==> flow/design.v <==
module Registers  (
    input clk,
    input rst,
    input [31:0] in,
    output reg [31:0]  out
);
always @(posedge clk )
begin
    if(rst == 1'b1)
    begin
        out<=0;
    end
    else 
    begin
        out<=in;
    end
end
endmodule
module full_adder
(input i_bit1,input i_bit2, input i_carry,output o_sum,output o_carry);
wire g1,p1;
assign g1=i_bit1 & i_bit2;
assign p1=i_bit1 ^ i_bit2;
assign o_sum=p1 ^ i_carry;
assign o_carry = g1 | (p1&i_carry);
endmodule
module four_bit_adder(input [3:0] A,input [3:0]  B,input Cin,  output [3:0]  Sum,output   Cout);
    wire [3:0] C; 
    genvar i;
    generate
        for (i = 0; i < 4; i = i + 1) begin : loop
            full_adder FA(
                .i_bit1(A[i]),
                .i_bit2(B[i]),
                .i_carry(i == 0 ? Cin : C[i - 1]),
                .o_sum(Sum[i]),
                .o_carry(C[i])
            );
        end
    endgenerate
    assign Cout=C[3];
endmodule
module CSA  #(parameter N = 32)(input [N-1:0] A,input [N-1:0]  B,input Cin,  output [N-1:0]  Sum,output   Cout,output Overflow);
    wire [N-1:0] S0;
    wire [N-1:0] S1;
    wire [(N/4)-1:0] C0;
    wire [(N/4)-1:0] C1;
    wire [(N/4)-1:0] C;
    four_bit_adder A_inst(.A(A[3:0]),.B(B[3:0]),.Cin(Cin),.Sum(Sum[3:0]),.Cout(C[0])); 
    genvar i;
    generate
        for (i = 0; i < N/4-1; i = i + 1) begin : loop1
            four_bit_adder A0(
                .A(A[i*4+7:i*4+4]),
                .B(B[i*4+7:i*4+4]),
                .Cin(1'b0),
                .Sum(S0[i*4+7:i*4+4]),
                .Cout(C0[i+1])
            );
            four_bit_adder A1(
                .A(A[i*4+7:i*4+4]),
                .B(B[i*4+7:i*4+4]),
                .Cin(1'b1),
                .Sum(S1[i*4+7:i*4+4]),
                .Cout(C1[i+1])
            );
        end
    endgenerate
    genvar j;
    generate
    for (j = 0; j < N/4-1; j = j + 1) begin : loop2
        assign Sum[j*4+7:j*4+4] = C[j] ? S1[j*4+7:j*4+4] : S0[j*4+7:j*4+4];
        assign C[j+1] = C[j] ? C1[j+1] : C0[j+1];
    end
endgenerate
    assign Cout=C[(N/4)-1];
    assign Overflow=(A[N-1]==B[N-1]&&(A[N-1])!=Sum[N-1]);
endmodule
module normalizer
(input [23:0] A_mantissa,input [7:0] A_exponent, output  reg [22:0] O_mantissa ,output reg [7:0] O_exponent);
reg [23:0] temp_mantissa;
always @ (*)
begin 
    if(A_mantissa[23:0]==24'b000000000000000000000001)
    begin 
        temp_mantissa=A_mantissa<<23;
        O_exponent=A_exponent-23;
    end
    else if(A_mantissa[23:1]==23'b00000000000000000000001)
    begin 
        temp_mantissa=A_mantissa<<22;
        O_exponent=A_exponent-22;
    end
    else if(A_mantissa[23:2]==22'b0000000000000000000001)
    begin 
        temp_mantissa=A_mantissa<<21;
        O_exponent=A_exponent-21;
    end
    else if(A_mantissa[23:3]==21'b000000000000000000001)
    begin 
        temp_mantissa=A_mantissa<<20;
        O_exponent=A_exponent-20;
    end
    else if(A_mantissa[23:4]==20'b00000000000000000001)
    begin 
        temp_mantissa=A_mantissa<<19;
        O_exponent=A_exponent-19;
    end
    else if(A_mantissa[23:5]==19'b0000000000000000001)
    begin 
        temp_mantissa=A_mantissa<<18;
        O_exponent=A_exponent-18;
    end
    else if(A_mantissa[23:6]==18'b000000000000000001)
    begin 
        temp_mantissa=A_mantissa<<17;
        O_exponent=A_exponent-17;
    end
    else if(A_mantissa[23:7]==17'b00000000000000001)
    begin 
        temp_mantissa=A_mantissa<<16;
        O_exponent=A_exponent-16;
    end
    else if(A_mantissa[23:8]==16'b0000000000000001)
    begin 
        temp_mantissa=A_mantissa<<15;
        O_exponent=A_exponent-15;
    end
    else if(A_mantissa[23:9]==15'b000000000000001)
    begin 
        temp_mantissa=A_mantissa<<14;
        O_exponent=A_exponent-14;
    end
    else if(A_mantissa[23:10]==14'b00000000000001)
    begin 
        temp_mantissa=A_mantissa<<13;
        O_exponent=A_exponent-13;
    end
    else if(A_mantissa[23:11]==13'b0000000000001)
    begin 
        temp_mantissa=A_mantissa<<12;
        O_exponent=A_exponent-12;
    end
    else if(A_mantissa[23:12]==12'b000000000001)
    begin 
        temp_mantissa=A_mantissa<<11;
        O_exponent=A_exponent-11;
    end
    else if(A_mantissa[23:13]==11'b00000000001)
    begin 
        temp_mantissa=A_mantissa<<10;
        O_exponent=A_exponent-10;
    end
    else if(A_mantissa[23:14]==10'b0000000001)
    begin 
        temp_mantissa=A_mantissa<<9;
        O_exponent=A_exponent-9;
    end
    else if(A_mantissa[23:15]==9'b000000001)
    begin 
        temp_mantissa=A_mantissa<<8;
        O_exponent=A_exponent-8;
    end
    else if(A_mantissa[23:16]==8'b00000001)
    begin 
        temp_mantissa=A_mantissa<<7;
        O_exponent=A_exponent-7;
    end
    else if(A_mantissa[23:17]==7'b0000001)
    begin 
        temp_mantissa=A_mantissa<<6;
        O_exponent=A_exponent-6;
    end
    else if(A_mantissa[23:18]==6'b000001)
    begin 
        temp_mantissa=A_mantissa<<5;
        O_exponent=A_exponent-5;
    end
    else if(A_mantissa[23:19]==5'b00001)
    begin 
        temp_mantissa=A_mantissa<<4;
        O_exponent=A_exponent-4;
    end
    else if(A_mantissa[23:20]==4'b0001)
    begin 
        temp_mantissa=A_mantissa<<3;
        O_exponent=A_exponent-3;
    end
    else if(A_mantissa[23:21]==3'b001)
    begin 
        temp_mantissa=A_mantissa<<2;
        O_exponent=A_exponent-2;
    end
    else if(A_mantissa[23:22]==3'b01)
    begin 
        temp_mantissa=A_mantissa<<1;
        O_exponent=A_exponent-1;
    end
    else 
    begin
        temp_mantissa=A_mantissa;
        O_exponent=A_exponent;
    end 
O_mantissa=temp_mantissa[22:0];
end
endmodule
module FPA
(input [31:0] A, input [31:0] B, output [31:0] Sum,output Cout,output reg of);
reg  A_sign;
reg  B_sign;
reg  O_sign;
reg [7:0] A_exponent ;
reg [7:0] B_exponent ;
wire [7:0] O_exponent ;
reg [24:0] O_temp1_exponent ;
reg [24:0] O_temp2_exponent ;
reg [23:0] A_mantissa ;
reg [23:0] B_mantissa ;
reg [23:0] temp1_mantissa ;
reg [23:0] temp2_mantissa ;
reg [23:0] O_mantissa ;
reg [24:0] O_temp1_mantissa ;
reg [24:0] O_temp2_mantissa ;
reg [7:0] temp ;
wire [7:0] final_exponent ;
wire [22:0] final_mantissa ;
wire [7:0] pre_exponent ;
wire [22:0] pre_mantissa ;
reg [23:0] A_Adder ;
reg [23:0] B_Adder ;
wire [23:0] Sum_Adder ;
wire Cin ;
wire c ;
 CSA #(24) c1( A_Adder,B_Adder,Cin,Sum_Adder ,c ,overflow);
assign Cin=1'b0;
always @ (*)
begin
    A_sign=A[31];
    B_sign=B[31];
    A_exponent=A[30:23];
    B_exponent=B[30:23];
    A_mantissa = {1'b1,A[22:0]};
    B_mantissa ={1'b1,B[22:0]};
    if(A_exponent > B_exponent ) begin
        temp=A_exponent-B_exponent;
        O_temp1_exponent=A_exponent;
        B_mantissa=B_mantissa>>temp;
    end
    else if (A_exponent < B_exponent )begin
        temp=B_exponent-A_exponent;
        O_temp1_exponent=B_exponent;
        temp1_mantissa=A_mantissa>>temp;
        A_mantissa=temp1_mantissa;
    end
    else 
    begin
        O_temp1_exponent=A_exponent;
    end
    if(A_sign == B_sign )
    begin
        A_Adder=A_mantissa;
        B_Adder=B_mantissa;
        O_sign=A_sign;
        O_temp1_mantissa={c,Sum_Adder};
    end
     else 
    begin
        if(A_sign==1'b1)
        begin
            temp1_mantissa=~A_mantissa+1'b1;
            temp2_mantissa=B_mantissa;
            A_Adder=temp1_mantissa;
            B_Adder=temp2_mantissa;
            O_temp2_mantissa={c,Sum_Adder};
            if(A_mantissa>= B_mantissa)
            begin 
                O_temp1_mantissa=~O_temp2_mantissa+1;
                O_temp1_mantissa[24]=1'b0;
            end
            else
            begin 
                O_temp1_mantissa=O_temp2_mantissa;
                O_temp1_mantissa[24]=1'b0;
            end
        end
        else 
        begin
            temp1_mantissa=A_mantissa;
            temp2_mantissa=~B_mantissa+1'b1;
            A_Adder=temp1_mantissa;
            B_Adder=temp2_mantissa;
            O_temp2_mantissa={c,Sum_Adder};
            if(A_mantissa <= B_mantissa)
            begin 
                O_temp1_mantissa=~O_temp2_mantissa+1;
                O_temp1_mantissa[24]=1'b0;
            end
            else
            begin 
                O_temp1_mantissa=O_temp2_mantissa;
                O_temp1_mantissa[24]=1'b0;
            end
        end
        if(A_mantissa>B_mantissa)
            O_sign=A_sign;
        else if(A_mantissa<B_mantissa)
            O_sign=B_sign;
        else
        begin
            O_sign=1'b0;
        end
    end
    if(O_temp1_mantissa[24]==1'b1)
    begin
        O_temp2_exponent=O_temp1_exponent+25'd1;
        O_mantissa=O_temp1_mantissa[24:1];
        if(O_mantissa == 23'd0 &  O_temp1_exponent== A_exponent & O_temp1_exponent== B_exponent )
            begin
                O_temp1_exponent=23'd0;
            end
        else
            O_temp1_exponent=O_temp2_exponent;
    end else
    begin
        O_mantissa=O_temp1_mantissa[23:0];
        if(O_mantissa == 23'd0 &  O_temp1_exponent== A_exponent & O_temp1_exponent== B_exponent )
            begin
                O_temp1_exponent=23'd0;
            end
   end 
end
assign O_exponent=O_temp1_exponent;
normalizer N_instance( O_mantissa, O_exponent, pre_mantissa , pre_exponent);
always @ (*)
begin
    if(pre_exponent == 8'd255  || A[30:23] == 8'd255  || B[30:23] == 8'd255)
        of=1'b1;
    else
        of=1'b0;
end
assign final_exponent = of ? 8'd0 : pre_exponent;
assign final_mantissa = of ? 23'd0 : pre_mantissa;
assign Sum={O_sign & ~of,final_exponent,final_mantissa};
assign Cout=O_temp1_mantissa[24];
endmodule
module FPA_final (
input clk,
input rst,
input [31 : 0] in1,
input [31 : 0] in2,
output [31 : 0] OUT
);
wire [31 : 0]A;
wire [31 : 0]B;
wire [31 : 0]C;
Registers operand1_reg (clk,rst, in1, A);
Registers operand2_reg (clk, rst, in2, B);
FPA B1 ( .A(A), .B(B), .Sum(C), .Cout(), .of());
Registers output_reg (clk,rst, C, OUT);
endmodule
# ---- Reports on FPA_final
# Module FPA_final before and after one edit of its RTL, step after step.
# "before" refers to lines of the RTL above, "after" to lines of the edited file.
# "delta": "after" minus "before" as printed here. "rel_change_pct": 100 x difference / "before".
# Operators: Yosys type, input widths -> output width; for muxes data width and select width s.
# Cell names lack the library's common part.
# Not given: n/a
dict set report setup {
  top_module {FPA_final}
  clock_port {clk}
  library {sky130hd}
  corner {tt_025C_1v80}
}

# ---- The edit
# The edit as a unified diff against the file above.
# This change comes from a script, not from a designer. The edited design behaves differently; no optimisation was intended.
# begin of diff
@@ -355,5 +355,8 @@
 wire [31 : 0]C;
 Registers operand1_reg (clk,rst, in1, A);
-Registers operand2_reg (clk, rst, in2, B);
+wire [31 : 0] B_m, B_s;
+Registers operand2_reg (clk, rst, in2, B_m);
+Registers operand2_reg_b (clk, rst, ~in2, B_s);
+assign B = B_m ^ B_s;
 FPA B1 ( .A(A), .B(B), .Sum(C), .Cout(), .of());
 Registers output_reg (clk,rst, C, OUT);
# end of diff

# ---- Elaborated design
# Counts by Yosys on the flattened word-level netlist (proc, flatten, opt, wreduce; memories kept). Register bits leave out memories and registers merged into their read ports (data or address). Print and check cells are left out. Cells with the same type and inputs are merged into one.
# element before after delta rel_change_pct
set op_classes {}
lappend op_classes {n_shift 2 2 0 0.00}
lappend op_classes {bitwise 166 168 2 1.20}
lappend op_classes {equal 29 29 0 0.00}
lappend op_classes {cmp 6 6 0 0.00}
lappend op_classes {muxes 76 76 0 0.00}
lappend op_classes {n_reduce_logical 28 28 0 0.00}
lappend op_classes {n_mul 0 0 0 n/a}
lappend op_classes {div_mod_pow 0 0 0 n/a}
lappend op_classes {add_sub_neg 29 29 0 0.00}
# cell before after delta rel_change_pct
set ops {}
lappend ops {{$not 32->32} 0 1 1 n/a}
lappend ops {{$xor 32x32->32} 0 1 1 n/a}
lappend ops {{$and 1x1->1} 62 62 0 0.00}
lappend ops {{$xor 1x1->1} 57 57 0 0.00}
lappend ops {{$or 1x1->1} 38 38 0 0.00}
lappend ops {{$mux 8} 28 28 0 0.00}
lappend ops {{$mux 23} 22 22 0 0.00}
lappend ops {{$mux 24} 11 11 0 0.00}
lappend ops {{$mux 1} 9 9 0 0.00}
lappend ops {{$sub 8x4->8 const B} 8 8 0 0.00}
lappend ops {{$sub 8x5->8 const B} 8 8 0 0.00}
lappend ops {{$not 1->1} 6 6 0 0.00}
lappend ops {{$mux 4} 5 5 0 0.00}
lappend ops {{$sub 8x3->8 const B} 4 4 0 0.00}
lappend ops {{$add 24x1->24 const B} 3 3 0 0.00}
lappend ops {{$eq 8x8->1 const B} 3 3 0 0.00}
lappend ops {{$not 24->24} 3 3 0 0.00}
lappend ops {{$eq 8x8->1} 2 2 0 0.00}
lappend ops {{$logic_not 24->1} 2 2 0 0.00}
lappend ops {{$logic_or 1x1->1} 2 2 0 0.00}
lappend ops {{$shr 24x8->24} 2 2 0 0.00}
lappend ops {{$sub 8x2->8 const B} 2 2 0 0.00}
lappend ops {{$sub 8x8->8} 2 2 0 0.00}
lappend ops {{$add 8x1->8 const B} 1 1 0 0.00}
lappend ops {{$eq 1x1->1} 1 1 0 0.00}
lappend ops {{$eq 10x1->1 const B} 1 1 0 0.00}
lappend ops {{$eq 11x1->1 const B} 1 1 0 0.00}
lappend ops {{$eq 12x1->1 const B} 1 1 0 0.00}
# Not every row of either side is listed.
# element before after delta rel_change_pct
set bits {}
lappend bits {romBits 0 0 0 n/a}
lappend bits {memories 0 0 0 n/a}
lappend bits {latchBits 0 0 0 n/a}
lappend bits {elab_cells 363 366 3 0.83}
lappend bits {ram_bits 0 0 0 n/a}
lappend bits {input_bits 66 66 0 0.00}
lappend bits {clocked_rd_ports_x_width 0 0 0 n/a}
lappend bits {out_inout_bits 32 32 0 0.00}
lappend bits {register_bits 96 128 32 33.33}

# ---- Logic depth
# Yosys ltp: most cells in a row. Word level: on the elaborated netlist, between registers, memories and ports. Mapped: between sequential cells and ports; inverters and the memories' decode and read muxes count.
# element before after delta rel_change_pct
set logic_depth {}
lappend logic_depth {ltp_word 61 62 1 1.64}
lappend logic_depth {ABC_AREA 0 0 n/a n/a}
lappend logic_depth {mapped_depth 75 82 7 9.33}
lappend logic_depth {ltp_nobuf 66 77 11 16.67}

# ---- Netlist
# Yosys stat after the flow's synthesis: flattened, memories mapped to cells. It holds for the ABC_AREA given above (unset counts as 0); a run with the other value may have another netlist.
# element before after delta rel_change_pct
set mapped {}
lappend mapped {cell_count 2385 2653 268 11.24}
lappend mapped {mapped_area_um2 16361.9 18260.0 1898.1 11.60}
lappend mapped {ff_cells 96 128 32 33.33}
lappend mapped {sequential_area_um2 1921.8 2562.5 640.7 33.34}
lappend mapped {buf_cells 196 205 9 4.59}
# cell before after delta rel_change_pct
set types {}
lappend types {nor2_1 223 314 91 40.81}
lappend types {o21ai_0 133 192 59 44.36}
lappend types {dfxtp_1 96 128 32 33.33}
lappend types {a211oi_1 80 52 -28 -35.00}
lappend types {clkbuf_1 134 158 24 17.91}
lappend types {xor2_1 31 55 24 77.42}
lappend types {mux2i_1 36 56 20 55.56}
lappend types {a221oi_1 15 29 14 93.33}
lappend types {mux2_2 3 17 14 466.67}
lappend types {a31oi_1 26 39 13 50.00}
lappend types {buf_4 15 2 -13 -86.67}
lappend types {inv_1 75 87 12 16.00}
lappend types {o221ai_1 24 35 11 45.83}
lappend types {a222oi_1 20 9 -11 -55.00}
lappend types {a2111oi_0 24 14 -10 -41.67}
lappend types {or3_1 20 30 10 50.00}
lappend types {o211ai_1 46 54 8 17.39}
lappend types {mux4_2 21 13 -8 -38.10}
# Not every row of either side is listed.
# The figures by module come from a second, unflattened synthesis with its own total; it is not the netlist above.
# element before after delta rel_change_pct
set unflattened {}
lappend unflattened {cells_unflattened 2308 2473 165 7.15}
lappend unflattened {hier_area_um2 16951.3 18286.3 1335.0 7.88}
# Rows give one instance, submodules left out.
# module mod_seq_area_um2 cells instances area_um2
set modules_before {}
lappend modules_before {FPA 0.0 1059 1 7389.6}
lappend modules_before {normalizer 0.0 955 1 5620.4}
lappend modules_before {Registers 640.6 67 3 863.3}
lappend modules_before {full_adder 0.0 1 44 20.0}
lappend modules_before {{CSA (N=24)} 0.0 49 1 470.5}
lappend modules_before {FPA_final 0.0 0 1 0.0}
lappend modules_before {four_bit_adder 0.0 0 11 0.0}
# module mod_seq_area_um2 cells instances area_um2
set modules_after {}
lappend modules_after {FPA 0.0 1061 1 7196.9}
lappend modules_after {normalizer 0.0 987 1 5884.4}
lappend modules_after {Registers 640.6 67 4 863.3}
lappend modules_after {full_adder 0.0 1 44 20.0}
lappend modules_after {{CSA (N=24)} 0.0 49 1 470.5}
lappend modules_after {FPA_final 0.0 64 1 400.4}
lappend modules_after {four_bit_adder 0.0 0 11 0.0}

# ---- Timing after synthesis
# OpenSTA on the mapped netlist: ideal clock, no wires. The path of least setup slack (recovery checks aside). Input and output delay are each 20% of the period. Register names are those of the netlist, which keeps one name where synthesis merged equal registers.
# element before after delta rel_change_pct
set synth_path {}
lappend synth_path {kind {register to register} {register to register} n/a n/a}
lappend synth_path {start {register operand1_reg.out[23]} {register operand1_reg.out[24]} n/a n/a}
lappend synth_path {end {register output_reg.out[21]} {register output_reg.out[31]} n/a n/a}
lappend synth_path {clock_period_ps 22000 22000 0 0.00}
lappend synth_path {arrival_time_ps 16489 17717 1228 7.45}
lappend synth_path {path_buffers 9 8 -1 -11.11}
lappend synth_path {launch_ps 0 0 0 n/a}
lappend synth_path {path_stages 72 76 4 5.56}
lappend synth_path {setup_ps 128 155 27 n/a}
lappend synth_path {path_delay_ps 16617 17872 1255 7.55}
lappend synth_path {required_time_ps 21872 21845 -27 -0.12}
lappend synth_path {path_slack_ps 5383 4128 -1255 n/a}
lappend synth_path {synth_period_reached_ps 16617 17872 1255 7.55}
# "path_delay_ps" = arrival - input delay + setup time.
# "path_stages" counts driving pins, that of a launching flip-flop among them; a cell with two outputs on the path counts twice.
# "synth_period_reached_ps" = period - worst setup slack (recovery checks aside). The figure is calculated, with input and output delays left at 20% of the set period.
# The rows between start and end are the longest chain of elaborated cells between them; the timing report does not say that the signal goes this way. Where chains are equally long, one stands for them.
# Each line given opens the expression or statement behind the cell; cells for indexed reads and writes are added by Yosys, which also makes memories of some case tables.
dict set report synth_between_before {
  path_cell_list {dfxtp_1 -> inv_1 -> ha_1 -> inv_1 -> fa_1 -> nand3_1 -> a21oi_2 -> o21a_1 -> buf_6 -> buf_6 -> buf_2 -> clkbuf_1 -> mux4_2 -> nand2_1 -> a21oi_1 -> a211oi_1 -> a211oi_1 -> o21ai_0 -> [... 36 more ...] -> buf_2 -> and3_1 -> clkinv_1 -> buf_1 -> ha_1 -> inv_1 -> nor2_1 -> nor4_1 -> or4_1 -> a32o_1 -> a21oi_1 -> o21ai_0 -> a21oi_1 -> mux2i_1 -> nand4_1 -> o31ai_4 -> buf_6 -> nor2_1}
  elab_chain_cells 60
  cone_cells 303
  classes_between {29 x add/sub; 4 x compare; 27 x eq/ne; 2 x shift; 72 x mux; 164 x logic; 5 x reduce/logical}
}
# element line
set synth_lines_before {}
lappend synth_lines_before {{start: declaration} 5} ;# output reg [31:0]  out
lappend synth_lines_before {{start: assignment} 11} ;# out<=0;
lappend synth_lines_before {{start: assignment} 15} ;# out<=in;
lappend synth_lines_before {{$sub 8x8->8} 250} ;# temp=B_exponent-A_exponent;
lappend synth_lines_before {{$shr 24x8->24} 252} ;# temp1_mantissa=A_mantissa>>temp;
lappend synth_lines_before {{$mux 24} 249} ;# else if (A_exponent < B_exponent )begin
lappend synth_lines_before {{$mux 24} 244} ;# if(A_exponent > B_exponent ) begin
lappend synth_lines_before {{$not 24->24} 270} ;# temp1_mantissa=~A_mantissa+1'b1;
lappend synth_lines_before {{$add 24x1->24} 270}
lappend synth_lines_before {{$mux 24} 268} ;# if(A_sign==1'b1)
lappend synth_lines_before {{[... 45 more ...]} n/a}
lappend synth_lines_before {{$mux 8} 94} ;# else if(A_mantissa[23:2]==22'b0000000000000000000001)
lappend synth_lines_before {{$mux 8} 89} ;# else if(A_mantissa[23:1]==23'b00000000000000000000001)
lappend synth_lines_before {{$mux 8} 84} ;# if(A_mantissa[23:0]==24'b000000000000000000000001)
lappend synth_lines_before {{$eq 8x8->1} 336} ;# if(pre_exponent == 8'd255  || A[30:23] == 8'd255  || B[30:23] == 8'd255)
lappend synth_lines_before {{$logic_or 1x1->1 (2 in a row)} 336}
lappend synth_lines_before {{$mux 1} 336}
lappend synth_lines_before {{$reduce_or 4->1} n/a}
lappend synth_lines_before {{end: assignment} 11}
lappend synth_lines_before {{end: assignment} 15}
lappend synth_lines_before {{end: declaration} 5}
dict set report synth_between_after {
  path_cell_list {dfxtp_1 -> clkbuf_1 -> inv_1 -> ha_1 -> ha_1 -> a21o_1 -> a31o_2 -> a21boi_2 -> nor2_1 -> clkbuf_1 -> mux2i_1 -> xor2_1 -> buf_1 -> clkbuf_1 -> mux2i_1 -> nand2_1 -> o21ai_0 -> a21oi_1 -> [... 40 more ...] -> buf_2 -> nor2_1 -> a21oi_1 -> inv_1 -> clkbuf_1 -> ha_1 -> nand2_1 -> o21ai_0 -> or4b_1 -> a221oi_1 -> o211a_1 -> nor2_1 -> or3_1 -> a2111o_1 -> nand4b_4 -> o31ai_4 -> buf_6 -> a221oi_1}
  elab_chain_cells 61
  cone_cells 288
  classes_between {29 x add/sub; 6 x compare; 27 x eq/ne; 2 x shift; 54 x mux; 166 x logic; 4 x reduce/logical}
}
# element line
set synth_lines_after {}
lappend synth_lines_after {{start: declaration} 5} ;# output reg [31:0]  out
lappend synth_lines_after {{start: assignment} 11} ;# out<=0;
lappend synth_lines_after {{start: assignment} 15} ;# out<=in;
lappend synth_lines_after {{$sub 8x8->8} 250} ;# temp=B_exponent-A_exponent;
lappend synth_lines_after {{$shr 24x8->24} 252} ;# temp1_mantissa=A_mantissa>>temp;
lappend synth_lines_after {{$mux 24} 249} ;# else if (A_exponent < B_exponent )begin
lappend synth_lines_after {{$mux 24} 244} ;# if(A_exponent > B_exponent ) begin
lappend synth_lines_after {{$not 24->24} 270} ;# temp1_mantissa=~A_mantissa+1'b1;
lappend synth_lines_after {{$add 24x1->24} 270}
lappend synth_lines_after {{$mux 24} 268} ;# if(A_sign==1'b1)
lappend synth_lines_after {{[... 46 more ...]} n/a}
lappend synth_lines_after {{$mux 8} 89} ;# else if(A_mantissa[23:1]==23'b00000000000000000000001)
lappend synth_lines_after {{$mux 8} 84} ;# if(A_mantissa[23:0]==24'b000000000000000000000001)
lappend synth_lines_after {{$eq 8x8->1} 336} ;# if(pre_exponent == 8'd255  || A[30:23] == 8'd255  || B[30:23] == 8'd255)
lappend synth_lines_after {{$logic_or 1x1->1 (2 in a row)} 336}
lappend synth_lines_after {{$mux 1} 336}
lappend synth_lines_after {{$not 1->1} 343} ;# assign Sum={O_sign & ~of,final_exponent,final_mantissa};
lappend synth_lines_after {{$and 1x1->1} 343}
lappend synth_lines_after {{end: assignment} 11}
lappend synth_lines_after {{end: assignment} 15}
lappend synth_lines_after {{end: declaration} 5}

# ---- Path in the finished layout
# From the final timing report of each run of pair A: the path of least setup slack in the routed layout; clock arrival at registers is part of the times.
# The path's times are printed in steps of 10 ps; the period is the one set.
# element before after delta rel_change_pct
set layout_path {}
lappend layout_path {kind {register to register} {register to register} n/a n/a}
lappend layout_path {start {register operand1_reg.out[23]} {register operand1_reg.out[24]} n/a n/a}
lappend layout_path {end {register output_reg.out[5]} {register output_reg.out[8]} n/a n/a}
lappend layout_path {path_stages 60 74 14 23.33}
lappend layout_path {path_buffers 3 3 0 0.00}
lappend layout_path {launch_ps 380 470 90 23.68}
lappend layout_path {clock_period_ps 20000 20000 0 0.00}
lappend layout_path {setup_ps 100 150 50 n/a}
lappend layout_path {required_time_ps 20280 20330 50 0.25}
lappend layout_path {arrival_time_ps 19250 19170 -80 -0.42}
lappend layout_path {path_slack_ps 1030 1160 130 n/a}
# The rows between start and end are the longest chain of elaborated cells between them; the timing report does not say that the signal goes this way. Where chains are equally long, one stands for them.
dict set report layout_between_before {
  path_cell_list {dfxtp_1 -> inv_1 -> ha_1 -> buf_4 -> and4_1 -> nand3_1 -> o21a_2 -> a21oi_1 -> or2_1 -> o211ai_1 -> or3_1 -> o211a_1 -> or2_2 -> ha_1 -> a21oi_1 -> fa_1 -> fa_1 -> fa_1 -> [... 24 more ...] -> o211ai_1 -> or3_1 -> nand2_1 -> inv_1 -> ha_1 -> inv_1 -> nor2_1 -> o211ai_1 -> a21oi_1 -> o211ai_1 -> a2111oi_0 -> buf_4 -> nor2_1 -> mux2i_1 -> nor2_1 -> nor3_4 -> buf_4 -> nor3b_1}
  elab_chain_cells 60
  cone_cells 287
  classes_between {29 x add/sub; 4 x compare; 27 x eq/ne; 2 x shift; 56 x mux; 164 x logic; 5 x reduce/logical}
}
# element line
set layout_lines_before {}
lappend layout_lines_before {{start: declaration} 5} ;# output reg [31:0]  out
lappend layout_lines_before {{start: assignment} 11} ;# out<=0;
lappend layout_lines_before {{start: assignment} 15} ;# out<=in;
lappend layout_lines_before {{$sub 8x8->8} 250} ;# temp=B_exponent-A_exponent;
lappend layout_lines_before {{$shr 24x8->24} 252} ;# temp1_mantissa=A_mantissa>>temp;
lappend layout_lines_before {{$mux 24} 249} ;# else if (A_exponent < B_exponent )begin
lappend layout_lines_before {{$mux 24} 244} ;# if(A_exponent > B_exponent ) begin
lappend layout_lines_before {{$not 24->24} 270} ;# temp1_mantissa=~A_mantissa+1'b1;
lappend layout_lines_before {{$add 24x1->24} 270}
lappend layout_lines_before {{$mux 24} 268} ;# if(A_sign==1'b1)
lappend layout_lines_before {{[... 45 more ...]} n/a}
lappend layout_lines_before {{$mux 8} 94} ;# else if(A_mantissa[23:2]==22'b0000000000000000000001)
lappend layout_lines_before {{$mux 8} 89} ;# else if(A_mantissa[23:1]==23'b00000000000000000000001)
lappend layout_lines_before {{$mux 8} 84} ;# if(A_mantissa[23:0]==24'b000000000000000000000001)
lappend layout_lines_before {{$eq 8x8->1} 336} ;# if(pre_exponent == 8'd255  || A[30:23] == 8'd255  || B[30:23] == 8'd255)
lappend layout_lines_before {{$logic_or 1x1->1 (2 in a row)} 336}
lappend layout_lines_before {{$mux 1} 336}
lappend layout_lines_before {{$reduce_or 20->1} n/a}
lappend layout_lines_before {{end: assignment} 11}
lappend layout_lines_before {{end: assignment} 15}
lappend layout_lines_before {{end: declaration} 5}
dict set report layout_between_after {
  path_cell_list {dfxtp_1 -> inv_1 -> ha_1 -> ha_1 -> a21o_1 -> a31oi_1 -> o21ai_2 -> and3_1 -> nor2_1 -> buf_4 -> o211ai_1 -> o21a_1 -> nor2_1 -> a21oi_1 -> mux2i_1 -> nand2_1 -> o21ai_0 -> a21oi_1 -> [... 38 more ...] -> nor4_4 -> nand2_2 -> o21ai_4 -> buf_4 -> ha_1 -> inv_1 -> nor3_1 -> a21oi_1 -> or3_1 -> a31oi_1 -> a2111oi_0 -> o211ai_1 -> a22oi_1 -> o21ai_0 -> nand4b_4 -> o31ai_4 -> buf_6 -> a2111oi_0}
  elab_chain_cells 60
  cone_cells 290
  classes_between {29 x add/sub; 4 x compare; 27 x eq/ne; 2 x shift; 59 x mux; 164 x logic; 5 x reduce/logical}
}
# element line
set layout_lines_after {}
lappend layout_lines_after {{start: declaration} 5} ;# output reg [31:0]  out
lappend layout_lines_after {{start: assignment} 11} ;# out<=0;
lappend layout_lines_after {{start: assignment} 15} ;# out<=in;
lappend layout_lines_after {{$sub 8x8->8} 250} ;# temp=B_exponent-A_exponent;
lappend layout_lines_after {{$shr 24x8->24} 252} ;# temp1_mantissa=A_mantissa>>temp;
lappend layout_lines_after {{$mux 24} 249} ;# else if (A_exponent < B_exponent )begin
lappend layout_lines_after {{$mux 24} 244} ;# if(A_exponent > B_exponent ) begin
lappend layout_lines_after {{$not 24->24} 270} ;# temp1_mantissa=~A_mantissa+1'b1;
lappend layout_lines_after {{$add 24x1->24} 270}
lappend layout_lines_after {{$mux 24} 268} ;# if(A_sign==1'b1)
lappend layout_lines_after {{[... 45 more ...]} n/a}
lappend layout_lines_after {{$mux 8} 94} ;# else if(A_mantissa[23:2]==22'b0000000000000000000001)
lappend layout_lines_after {{$mux 8} 89} ;# else if(A_mantissa[23:1]==23'b00000000000000000000001)
lappend layout_lines_after {{$mux 8} 84} ;# if(A_mantissa[23:0]==24'b000000000000000000000001)
lappend layout_lines_after {{$eq 8x8->1} 336} ;# if(pre_exponent == 8'd255  || A[30:23] == 8'd255  || B[30:23] == 8'd255)
lappend layout_lines_after {{$logic_or 1x1->1 (2 in a row)} 336}
lappend layout_lines_after {{$mux 1} 336}
lappend layout_lines_after {{$reduce_or 17->1} n/a}
lappend layout_lines_after {{end: assignment} 11}
lappend layout_lines_after {{end: assignment} 15}
lappend layout_lines_after {{end: declaration} 5}

# ---- Flow runs
# Both versions went through the flow (Yosys, OpenROAD) with the same settings in each pair. Constraints: input delay and output delay 20% of the set period each, output load 0.01 pF.
dict set report flow_settings_pair_A {
  CORE_UTILIZATION 40
  period_ns 20.0
  CAP_MARGIN 20
  CORE_MARGIN 2
  SLEW_MARGIN 20
}
# element before after delta rel_change_pct
set results_pair_A {}
lappend results_pair_A {design_die_area_um2 42539.1 47375.9 4836.8 11.37}
lappend results_pair_A {power_mw 2.434 3.800 1.366 56.12}
lappend results_pair_A {holdWs_ps 870 837 -33 n/a}
lappend results_pair_A {final_setup_ws_ps 1026 1163 137 n/a}
lappend results_pair_A {final_cell_area_um2 18167.4 20747.4 2580.0 14.20}
lappend results_pair_A {synthArea_um2 16361.9 18260.0 1898.1 11.60}
dict set report flow_settings_pair_B {
  CORE_UTILIZATION 23
  CTS_CLUSTER_SIZE 46
  MAX_ROUTING_LAYER {met5}
  PLACE_DENSITY_LB_ADDON 0.28
  SETUP_SLACK_MARGIN -2.0
  period_ns 22.3
  CAP_MARGIN 20
  CORE_MARGIN 2
  SLEW_MARGIN 20
}
# element before after delta rel_change_pct
set results_pair_B {}
lappend results_pair_B {design_die_area_um2 73289.3 81661.6 8372.3 11.42}
lappend results_pair_B {power_mw 2.179 3.273 1.094 50.21}
lappend results_pair_B {holdWs_ps 961 855 -106 n/a}
lappend results_pair_B {final_setup_ws_ps 2894 1990 -904 n/a}
lappend results_pair_B {final_cell_area_um2 18545.3 20960.1 2414.8 13.02}
lappend results_pair_B {synthArea_um2 16361.9 18260.0 1898.1 11.60}
# "power_mw": no workload was simulated; the value follows from the tool's default switching activity.
